==> flow/design.v <==
module segdec(input logic [3:0] in, output logic [6:0] out);
	always_comb
	begin
		case (in)
			4'b0000 :
				out = 7'b0111111;  
			4'b0001 :
				out = 7'b0000110;  
			4'b0010 :
				out = 7'b1011011;  
			4'b0011 :
				out = 7'b1001111;  
			4'b0100 :
				out = 7'b1100110;  
			4'b0101 :
				out = 7'b1101101;  
			4'b0110 :
				out = 7'b1111100;  
			4'b0111 :
				out = 7'b0000111;  
			4'b1000 :
				out = 7'b1111111;  
			4'b1001 :
				out = 7'b1100111;  
			4'b1010 :
				out = 7'b1000000;
			default :
				out = 7'b0000000;
    		endcase
	end
endmodule
module bin_to_bcd(input logic [7:0] in, output logic [3:0][6:0] disp);
logic[3:0] sign_num, units, tens, hundreds;
logic[7:0] num;
logic sign;
always_comb
begin
	sign = in[$high(in)];
	if(sign)  
		num = 0 - in;
	else
		num = in;
	hundreds = num / 100;
	num = num - (hundreds)*100;  
	tens = num / 10;
	num = num - (tens)*10;  
	units = num;
end
always_comb
	if(sign)
		sign_num = 4'hA;
	else
		sign_num = 4'hF;
segdec signdec
(
	.in(sign_num),
	.out(disp[3])
);
segdec hundreddec
(
	.in(hundreds),
	.out(disp[2])
);
segdec tendec
(
	.in(tens),
	.out(disp[1])
);
segdec unitdec
(
	.in(units),
	.out(disp[0])
);
endmodule
module debounce #(parameter int COUNT=500000) (input logic clk, signal_in, output logic signal_out);
logic prev_signal;
int unsigned cnt;
always_ff @(posedge clk)
begin
	if(prev_signal != signal_in)
	begin
		cnt <= 0;  
	end
	else if(cnt >= COUNT)
	begin
		cnt <= 0;  
		signal_out <= signal_in;
	end
	else
	begin
		cnt <= cnt +1;
	end
	prev_signal <= signal_in;
end
endmodule
module read_sm(input logic clk, reset_n, handshake, run, output logic read, done);
enum {HALT, WAIT_1, WAIT_0, DONE} state;
always_ff @(posedge clk, negedge reset_n)
begin
	if(!reset_n)
	begin
		state <= HALT;
		read <= 0;
	end
	else
	begin
		read <= 0;
		unique case(state)
			HALT : if(run) state <= WAIT_1;
			WAIT_1 :
			begin
				if(handshake)
				begin
					state <= WAIT_0;
					read <= '1;  
				end
			end
			WAIT_0 : if(!handshake) state <= DONE;
			DONE : state <= HALT;
		endcase
	end
end
always_comb
	if(state == DONE)
		done = 1;
	else
		done = 0;
endmodule
module sm(input logic clk, input logic [10-1:0] SW, input logic [8-1:0] re_res, im_res, output logic [8-1:0] LED, output logic [8-1:0] re_a, im_a, re_q, im_q);
typedef enum {REAL_A, IMAG_A, REAL_Q, IMAG_Q, DISP_REAL, DISP_IMAG} stateType;
stateType state;
logic reset_n;
logic handshake;
logic [8-1:0] data_in;
always_comb
begin
	reset_n = SW[$high(SW)];
	handshake = SW[$high(SW) -1];
	data_in =  SW[$high(SW) -2 : $low(SW)];
end
logic read_run, read_trigger, read_done;
read_sm re_sm0
(
	.clk(clk),
	.reset_n(reset_n),
	.handshake(handshake),
	.run(read_run),
	.read(read_trigger),
	.done(read_done)
);
always_comb
	read_run = (state == REAL_A) || (state == IMAG_A) || (state == REAL_Q) || (state == IMAG_Q);
always_ff @(posedge clk, negedge reset_n)
begin
	if(!reset_n)
		state <= REAL_A;
	else
	begin
		unique case(state)
			REAL_A: if(read_done) state <= IMAG_A;
			IMAG_A: if(read_done) state <= REAL_Q;
			REAL_Q: if(read_done) state <= IMAG_Q;
			IMAG_Q: if(read_done) state <= DISP_REAL;
			DISP_REAL : if(handshake == 1) state <= DISP_IMAG;
			DISP_IMAG : if(handshake == 0) state <= REAL_A;
		endcase
	end
end
always_ff @(posedge clk)
begin
	if(read_trigger)
	begin
		unique case(state)
			REAL_A: re_a <= data_in;
			IMAG_A: im_a <= data_in;
			REAL_Q: re_q <= data_in;
			IMAG_Q: im_q <= data_in;
			default: ;
		endcase
	end
end
always_comb
begin
	if(state == DISP_REAL)
		LED = re_res;
	else if(state == DISP_IMAG)
		LED = im_res;
	else
		LED = '0;
end
endmodule
module mult(input logic signed [(2*8 -1)-1:0] re_x, im_x, re_y, im_y, output logic signed [2*(2*8 -1)-1:0] re_z, im_z);
logic signed [(2*8 -1)-1:0] a,b,c,d;
always_comb
begin
	a = re_x;
	b = im_x;
	c = re_y;
	d = im_y;
end
logic signed [2*(2*8 -1)-1:0] ac, bd, ad, bc;
always_comb
begin
	ac = a*c;
	bd = b*d;
	ad = a*d;
	bc = b*c;
	re_z = ac - bd;
	im_z = ad + bc;
end
endmodule
module cmplx_mult(
input logic clk,
input logic [10-1:0] switches,
output logic [8-1:0] LED,
output logic [6:0] HEX0,
output logic [6:0] HEX1,
output logic [6:0] HEX2,
output logic [6:0] HEX3,
output logic [6:0] HEX4,
output logic [6:0] HEX5,
output logic [6:0] HEX6,
output logic [6:0] HEX7);
logic [8-1:0] re_a, im_a, re_q, im_q;
logic [8-1:0] re_res, im_res;
logic [10-1:0] SW;
always_comb
	SW[$high(SW)-2:$low(SW)] = switches[$high(switches)-2:$low(switches)];
debounce #(.COUNT(1000)) db0
(
	.clk(clk),
	.signal_in(switches[$high(switches)]),
	.signal_out(SW[$high(SW)])
);
debounce #(.COUNT(1000)) db1
(
	.clk(clk),
	.signal_in(switches[$high(switches)-1]),
	.signal_out(SW[$high(SW)-1])
);
sm sm0 (.*);
logic signed [(2*8 -1)-1:0] re_x, im_x, re_y, im_y;
logic signed [2*(2*8 -1)-1:0] re_z, im_z;
localparam INPUT_SHIFT = (2*8 -1) - 8;
localparam OUTPUT_LOW = 2*INPUT_SHIFT -1;
localparam OUTPUT_HIGH = OUTPUT_LOW + 8 -1;
always_comb
begin
	re_x = $signed(re_a);
	im_x = $signed(im_a);
	re_y = $signed(re_q) << INPUT_SHIFT;
	im_y = $signed(im_q) << INPUT_SHIFT;
	re_res = re_z[OUTPUT_HIGH : OUTPUT_LOW];
	im_res = im_z[OUTPUT_HIGH : OUTPUT_LOW];
end
mult mult0
(.*);
logic [3:0][6:0] sw_hex;
always_comb
begin
	HEX0 = ~ sw_hex[0];  
	HEX1 = ~ sw_hex[1];  
	HEX2 = ~ sw_hex[2];  
	HEX3 = ~ sw_hex[3];  
end
bin_to_bcd sw_disp
(
	.in(SW[7:0]),
	.disp(sw_hex)
);
logic [3:0][6:0] led_hex;
always_comb
begin
	HEX4 = ~ led_hex[0];  
	HEX5 = ~ led_hex[1];  
	HEX6 = ~ led_hex[2];  
	HEX7 = ~ led_hex[3];  
end
bin_to_bcd led_disp
(
	.in(LED),
	.disp(led_hex)
);
endmodule
== Step by step through the tools: cmplx_mult ==
Tool output for the design above, in the order of the flow.
Line numbers count from 1 in the design file above.
Operators carry their Yosys type and port widths (W data, S select, Z words).
Library cell names are shortened.
The mark -- stands for no value.

* Design top: cmplx_mult
* Clock port: clk
* Library: sky130hd
* Corner: tt_025C_1v80

== Word level ==
Yosys after proc, flatten, opt, wreduce and memory -nomap, before mapping. Memory bits, and registers merged into a memory's read port (data or address), are not among the register bits. Print and check cells are not counted. Equal cells are merged and count once.
Yosys's memory passes give these memory sizes; they may raise the number of words (mostly to a power of two), join words into wider ones and drop unused or constant bits.

* Register bits: 165
* Bits in read-only memories: 896
* Memories: 8
* Input bits: 11
* Output and inout port bits: 64

{| class="wikitable"
|+ Memory list
! memory !! depth !! width !! read ports !! write ports !! line !! RTL
|-
| (name not given) || 16 || 7 || 1 || 0 || 4 || <nowiki>case (in)</nowiki>
|-
| (name not given) || 16 || 7 || 1 || 0 || 4 ||
|-
| (name not given) || 16 || 7 || 1 || 0 || 4 ||
|-
| (name not given) || 16 || 7 || 1 || 0 || 4 ||
|-
| (name not given) || 16 || 7 || 1 || 0 || 4 ||
|-
| (name not given) || 16 || 7 || 1 || 0 || 4 ||
|}

Memories not listed: 2.

* Add/subtract/negate cells: 10
* $mul: 8
* Div/mod/pow operators: 4
* Magnitude comparators: 2
* Eq/ne operators: 19
* Multiplexer cells: 20
* Bitwise logic cells: 10
* Reduce/logical cells: 17

{| class="wikitable"
|+ Operator list
! cell !! count
|-
| $div A8 B7 Y32 const B || 2
|-
| $mul A8 B8 Y14 || 4
|-
| $mux W32 || 9
|-
| $div A8 B4 Y32 const B || 2
|-
| $pmux W32 S6 || 1
|-
| $eq A32 B2 Y1 const B || 4
|-
| $pmux W32 S4 || 1
|-
| $add A32 B1 Y32 const B || 2
|-
| $eq A32 B1 Y1 const B || 2
|-
| $ge A32 B10 Y1 const B || 2
|-
| $eq A32 B3 Y1 const B || 2
|-
| $logic_not A32 Y1 || 2
|-
| $not A7 Y7 || 8
|-
| $mul A4 B5 Y6 const B || 2
|-
| $mux W8 || 4
|-
| $mul A4 B3 Y3 const B || 2
|-
| $add A21 B21 Y21 || 1
|-
| $sub A21 B21 Y21 || 1
|-
| $sub A1 B8 Y8 const A || 2
|-
| $ne A2 B2 Y1 const B || 8
|-
| $sub A8 B8 Y8 || 2
|-
| $reduce_and A2 Y1 || 6
|-
| $sub A4 B4 Y4 || 2
|-
| $reduce_and A7 Y1 || 1
|-
| $reduce_bool A6 Y1 || 1
|-
| $mux W3 || 2
|-
| $reduce_or A2 Y1 || 2
|-
| $reduce_and A4 Y1 || 1
|}

Other operator kinds: 6; their cells: 12.

== Longest topological paths ==
Longest topological path by Yosys (ltp), each cell counted once; first at word level (registers and memories cut), then after technology mapping (sequential cells cut; the memories' decode and read muxes count).

* Word-level depth: 12
* ABC_AREA: 0
* Depth in mapped cells: 61
* Depth with buffers taken out: 58

== Netlist ==
Source: synth_stat.txt of the flow (Yosys; design flattened, memories mapped). It holds for the ABC_AREA given above (unset counts as 0); a run with the other value may have another netlist.

{| class="wikitable"
|+ Cells by type
! cell type !! count
|-
| fa_1 || 196
|-
| ha_1 || 176
|-
| inv_1 || 357
|-
| dfxtp_1 || 66
|-
| and2_1 || 181
|-
| edfxtp_1 || 34
|-
| xnor2_1 || 64
|-
| nand2_1 || 108
|-
| xor2_1 || 35
|-
| a21oi_1 || 61
|-
| nor2_1 || 76
|-
| dfrtp_1 || 9
|-
| o21ai_0 || 43
|-
| xnor3_1 || 9
|-
| nand2b_1 || 32
|-
| clkbuf_1 || 43
|-
| a21o_1 || 20
|-
| buf_4 || 18
|}

Not listed: further types 68, cells in them 257.

* Cells in the netlist: 1785
* Chip area (Yosys): 16046.6 µm²
* Area of sequential cells: 2620.0 µm²
* Flip-flops: 111

By module: a second synthesis without flattening, with its own total; a netlist apart from the flattened one above.

* Cells (unflattened synthesis): 4730
* Area total of the unflattened synthesis: 42938.7 µm²

Each row is one instance without its submodules.

{| class="wikitable"
|+ By module
! module !! times used !! cells !! area (µm²)
|-
| mult || 1 || 3814 || 34859.7
|-
| bin_to_bcd || 2 || 192 || 1407.6
|-
| debounce (COUNT=1000) || 2 || 86 || 1047.3
|-
| segdec || 8 || 28 || 185.2
|-
| sm || 1 || 66 || 1303.8
|-
| cmplx_mult || 1 || 57 || 214.0
|-
| read_sm || 1 || 13 || 170.2
|}

== Timing after synthesis ==
Source: OpenSTA report_checks on the synthesized netlist (no wires, ideal clock, input and output delay 20% of the period each), path of least setup slack; recovery checks are left aside. Register names are those of the netlist, which keeps one name where synthesis merged equal registers.

* Path kind: reg-to-output
* Start: register sm0.im_a[3]
* End: output HEX4[0]
* Clock period: 20000 ps
* Output delay: 4000 ps
* Arrival time: 12079 ps
* Data required time: 16000 ps
* Slack: 3921 ps
* Delay of the path: 12079 ps
* Stages: 60
* Path buffers: 3
* Synthesis period reached: 16079 ps

"delay of the path" = arrival - input delay + setup time.
A path that ends at an output port has no setup time.
"stages" counts driving pins, that of a launching flip-flop among them; a cell with two outputs on the path counts twice.
"synthesis period reached" = period - worst setup slack (recovery checks aside). The figure is calculated, with input and output delays left at 20% of the set period.
The rows between start and end are the longest chain of elaborated cells between them; the timing report does not say that the signal goes this way. Where chains are equally long, one stands for them.
A line is the first line of the expression or statement that the cell stems from. Yosys adds cells for indexed reads and writes and turns some case tables into memories.
A memory read counts as a cell of the chain, while the word-level depth stops at memories.

* Cells stage by stage: edfxtp_1 > clkbuf_1 > and2_1 > fa_1 > inv_1 > fa_1 > inv_1 > fa_1 > inv_1 > fa_1 > inv_1 > ha_1 > inv_1 > nor2_1 > nor2_1 > o21bai_1 > a21oi_1 > o21bai_1 > [24 not listed] > a31oi_1 > or2_2 > mux2i_1 > a221o_1 > and2_1 > clkbuf_1 > ha_1 > and2_1 > nand2b_1 > o211ai_1 > o221a_2 > ha_1 > inv_1 > fa_1 > xnor2_1 > nand4_2 > and2_4 > a311oi_1
* Cells in the longest elaborated chain: 14

{| class="wikitable"
|+ Ends and longest elaborated chain, after synthesis
! what !! line !! RTL
|-
| from (decl) || 129 || <nowiki>module sm(input logic clk, input logic [10-1:0] SW, input logic [8-1:0] re_res, im_res, output logic [8-1:0] L ...</nowiki>
|-
| from (assign) || 175 || <nowiki>IMAG_A: im_a <= data_in;</nowiki>
|-
| $mul A8 B8 Y14 || 207 || <nowiki>bc = b*c;</nowiki>
|-
| $add A21 B21 Y21 || 209 || <nowiki>im_z = ad + bc;</nowiki>
|-
| $mux W8 || 186 || <nowiki>else if(state == DISP_IMAG)</nowiki>
|-
| $mux W8 || 184 || <nowiki>if(state == DISP_REAL)</nowiki>
|-
| $sub A1 B8 Y8 || 40 || <nowiki>num = 0 - in;</nowiki>
|-
| $mux W8 || 39 || <nowiki>if(sign)</nowiki>
|-
| $div A8 B7 Y32 || 43 || <nowiki>hundreds = num / 100;</nowiki>
|-
| $mul A4 B5 Y6 || 44 || <nowiki>num = num - (hundreds)*100;</nowiki>
|-
| $sub A8 B8 Y8 || 44 ||
|-
| $div A8 B4 Y32 || 45 || <nowiki>tens = num / 10;</nowiki>
|-
| $mul A4 B3 Y3 || 46 || <nowiki>num = num - (tens)*10;</nowiki>
|-
| $sub A4 B4 Y4 || 46 ||
|-
| $mem_v2 Z16 W7 || 4 || <nowiki>case (in)</nowiki>
|-
| $not A7 Y7 || 274 || <nowiki>HEX4 = ~ led_hex[0];</nowiki>
|-
| to (decl) || 220 || <nowiki>output logic [6:0] HEX4,</nowiki>
|}

Some nets on the timed path still bear RTL names; the line given drives or declares the net.

{| class="wikitable"
|+ Nets with RTL names, path after synthesis
! signal !! line !! RTL
|-
| HEX7[6] || 277 || <nowiki>HEX7 = ~ led_hex[3];</nowiki>
|}

== Timing after layout ==
From the final timing report of flow run B: the path of least setup slack in the routed layout; clock arrival at registers is part of the times.
The path's times are printed in steps of 10 ps; the period is the one set.

* Path kind: reg-to-output
* Start: register sm0.im_a[4]
* End: output HEX4[0]
* Clock period: 10900 ps
* Output delay: 2180 ps
* Arrival time: 13000 ps
* Data required time: 8720 ps
* Slack: -4280 ps
* Stages: 59
* Path buffers: 7

The rows between start and end are the longest chain of elaborated cells between them; the timing report does not say that the signal goes this way. Where chains are equally long, one stands for them.
A memory read counts as a cell of the chain, while the word-level depth stops at memories.

* Cells stage by stage: edfxtp_1 > buf_4 > clkbuf_16 > nand2_1 > fa_1 > inv_1 > fa_1 > fa_1 > inv_1 > fa_1 > inv_1 > ha_1 > inv_1 > a21oi_1 > o21ai_1 > nand2b_1 > a21o_1 > a21oi_1 > [23 not listed] > mux2i_2 > a221o_1 > and2_4 > ha_4 > and2_4 > nand2b_4 > o211ai_1 > o221a_2 > ha_4 > inv_2 > fa_2 > xnor2_4 > nand4_4 > buf_6 > buf_4 > a211oi_4 > a311oi_4 > buf_2
* Cells in the longest elaborated chain: 14

{| class="wikitable"
|+ Ends and longest elaborated chain, post-layout
! what !! line !! RTL
|-
| from (decl) || 129 || <nowiki>module sm(input logic clk, input logic [10-1:0] SW, input logic [8-1:0] re_res, im_res, output logic [8-1:0] L ...</nowiki>
|-
| from (assign) || 175 || <nowiki>IMAG_A: im_a <= data_in;</nowiki>
|-
| $mul A8 B8 Y14 || 207 || <nowiki>bc = b*c;</nowiki>
|-
| $add A21 B21 Y21 || 209 || <nowiki>im_z = ad + bc;</nowiki>
|-
| $mux W8 || 186 || <nowiki>else if(state == DISP_IMAG)</nowiki>
|-
| $mux W8 || 184 || <nowiki>if(state == DISP_REAL)</nowiki>
|-
| $sub A1 B8 Y8 || 40 || <nowiki>num = 0 - in;</nowiki>
|-
| $mux W8 || 39 || <nowiki>if(sign)</nowiki>
|-
| $div A8 B7 Y32 || 43 || <nowiki>hundreds = num / 100;</nowiki>
|-
| $mul A4 B5 Y6 || 44 || <nowiki>num = num - (hundreds)*100;</nowiki>
|-
| $sub A8 B8 Y8 || 44 ||
|-
| $div A8 B4 Y32 || 45 || <nowiki>tens = num / 10;</nowiki>
|-
| $mul A4 B3 Y3 || 46 || <nowiki>num = num - (tens)*10;</nowiki>
|-
| $sub A4 B4 Y4 || 46 ||
|-
| $mem_v2 Z16 W7 || 4 || <nowiki>case (in)</nowiki>
|-
| $not A7 Y7 || 274 || <nowiki>HEX4 = ~ led_hex[0];</nowiki>
|-
| to (decl) || 220 || <nowiki>output logic [6:0] HEX4,</nowiki>
|}

==> runs of cmplx_mult <==
Top module cmplx_mult; platform sky130hd; tools Yosys and OpenROAD; 6 stored runs in no particular order. Input and output delays are each 20% of the period that was set; the output load is 0.01 pF.
"period reached" = clock period - worst setup slack. The figure is calculated, with input and output delays left at 20% of the set period.
"time on the worst setup path" = time allowed to the worst setup path (clock period - input delay - output delay, where it has them) - its slack; a late launch clock adds to it, a late capture clock takes from it.
"time on the worst setup path" is known to 10 ps.

=== Flow run A ===
{| class="wikitable"
! Setting !! Value
|-
| ABC_AREA || 1
|-
| CAP_MARGIN || 15
|-
| CELL_PAD_IN_SITES_DETAIL_PLACEMENT || 1
|-
| CELL_PAD_IN_SITES_GLOBAL_PLACEMENT || 1
|-
| CORE_ASPECT_RATIO || 1.36
|-
| CORE_MARGIN || 5
|-
| CORE_UTILIZATION || 53
|-
| GPL_TIMING_DRIVEN || 1
|-
| HOLD_SLACK_MARGIN || 0.21
|-
| MAX_ROUTING_LAYER || met5
|-
| MIN_ROUTING_LAYER || met2
|-
| PLACE_DENSITY || 0.6
|-
| SETUP_SLACK_MARGIN || -1.01
|-
| SLEW_MARGIN || 5
|-
| period_ns || 10.9
|}
Unfinished; error DPL-0033 in clock tree synthesis.

=== Flow run B ===
{| class="wikitable"
! Setting !! Value
|-
| CAP_MARGIN || 15
|-
| CELL_PAD_IN_SITES_DETAIL_PLACEMENT || 1
|-
| CELL_PAD_IN_SITES_GLOBAL_PLACEMENT || 1
|-
| CORE_MARGIN || 5
|-
| CORE_UTILIZATION || 53
|-
| GPL_TIMING_DRIVEN || 0
|-
| MAX_ROUTING_LAYER || met4
|-
| PLACE_DENSITY || 0.6
|-
| period_ns || 10.9
|-
| SLEW_MARGIN || 20
|-
! Result !! Value
|-
| Sum of negative setup slack || -62025 ps
|-
| Time on the worst setup path || 13000 ps
|-
| Type of the worst setup path || reg-to-output
|-
| Worst setup slack after layout || -4277 ps
|-
| Standard-cell area after routing || 20757.4 µm²
|-
| Synthesis area || 16046.6 µm²
|-
| Utilization after layout || 0.697
|-
| Period reached || 15177 ps
|-
| Area inside the die boundary || 33856.0 µm²
|}

=== Flow run C ===
{| class="wikitable"
! Setting !! Value
|-
| CORE_UTILIZATION || 25
|-
| PLACE_DENSITY || 0.6
|-
| period_ns || 18.8
|-
| CAP_MARGIN || 20
|-
| CORE_MARGIN || 2
|-
| SLEW_MARGIN || 20
|-
! Result !! Value
|-
| Sum of negative setup slack || 0 ps
|-
| Time on the worst setup path || 10440 ps
|-
| Type of the worst setup path || input-to-output
|-
| Worst setup slack after layout || 837 ps
|-
| Standard-cell area after routing || 18517.8 µm²
|-
| Synthesis area || 16046.6 µm²
|-
| Utilization after layout || 0.292
|-
| Period reached || 17963 ps
|-
| Area inside the die boundary || 66229.0 µm²
|}

=== Flow run D ===
{| class="wikitable"
! Setting !! Value
|-
| ABC_AREA || 0
|-
| CAP_MARGIN || 10
|-
| CELL_PAD_IN_SITES_DETAIL_PLACEMENT || 1
|-
| CELL_PAD_IN_SITES_GLOBAL_PLACEMENT || 0
|-
| CORE_MARGIN || 7
|-
| CORE_UTILIZATION || 72
|-
| CTS_CLUSTER_SIZE || 77
|-
| GPL_ROUTABILITY_DRIVEN || 0
|-
| GPL_TIMING_DRIVEN || 0
|-
| PLACE_DENSITY_LB_ADDON || 0.27
|-
| SLEW_MARGIN || 25
|-
| period_ns || 12.4
|}
Unfinished; error DPL-0033 in placement.

=== Flow run E ===
{| class="wikitable"
! Setting !! Value
|-
| ABC_AREA || 0
|-
| CAP_MARGIN || 25
|-
| CELL_PAD_IN_SITES_GLOBAL_PLACEMENT || 2
|-
| CORE_ASPECT_RATIO || 1.37
|-
| CORE_MARGIN || 9
|-
| CORE_UTILIZATION || 38
|-
| GPL_TIMING_DRIVEN || 0
|-
| MAX_ROUTING_LAYER || met5
|-
| PLACE_DENSITY_LB_ADDON || 0.29
|-
| SETUP_SLACK_MARGIN || 0.42
|-
| TNS_END_PERCENT || 5
|-
| period_ns || 18.8
|-
| SLEW_MARGIN || 20
|-
! Result !! Value
|-
| Sum of negative setup slack || 0 ps
|-
| Time on the worst setup path || 10090 ps
|-
| Type of the worst setup path || input-to-output
|-
| Worst setup slack after layout || 1190 ps
|-
| Standard-cell area after routing || 18133.6 µm²
|-
| Synthesis area || 16046.6 µm²
|-
| Utilization after layout || 0.437
|-
| Period reached || 17610 ps
|-
| Area inside the die boundary || 50041.4 µm²
|}

=== Flow run F ===
{| class="wikitable"
! Setting !! Value
|-
| CAP_MARGIN || 5
|-
| CORE_MARGIN || 10
|-
| CORE_UTILIZATION || 67
|-
| PLACE_DENSITY_LB_ADDON || 0.19
|-
| period_ns || 22.4
|-
| SLEW_MARGIN || 20
|-
! Result !! Value
|-
| Sum of negative setup slack || 0 ps
|-
| Time on the worst setup path || 10710 ps
|-
| Type of the worst setup path || input-to-output
|-
| Worst setup slack after layout || 2730 ps
|-
| Standard-cell area after routing || 17264.1 µm²
|-
| Synthesis area || 16046.6 µm²
|-
| Utilization after layout || 0.733
|-
| Period reached || 19670 ps
|-
| Area inside the die boundary || 30541.1 µm²
|}
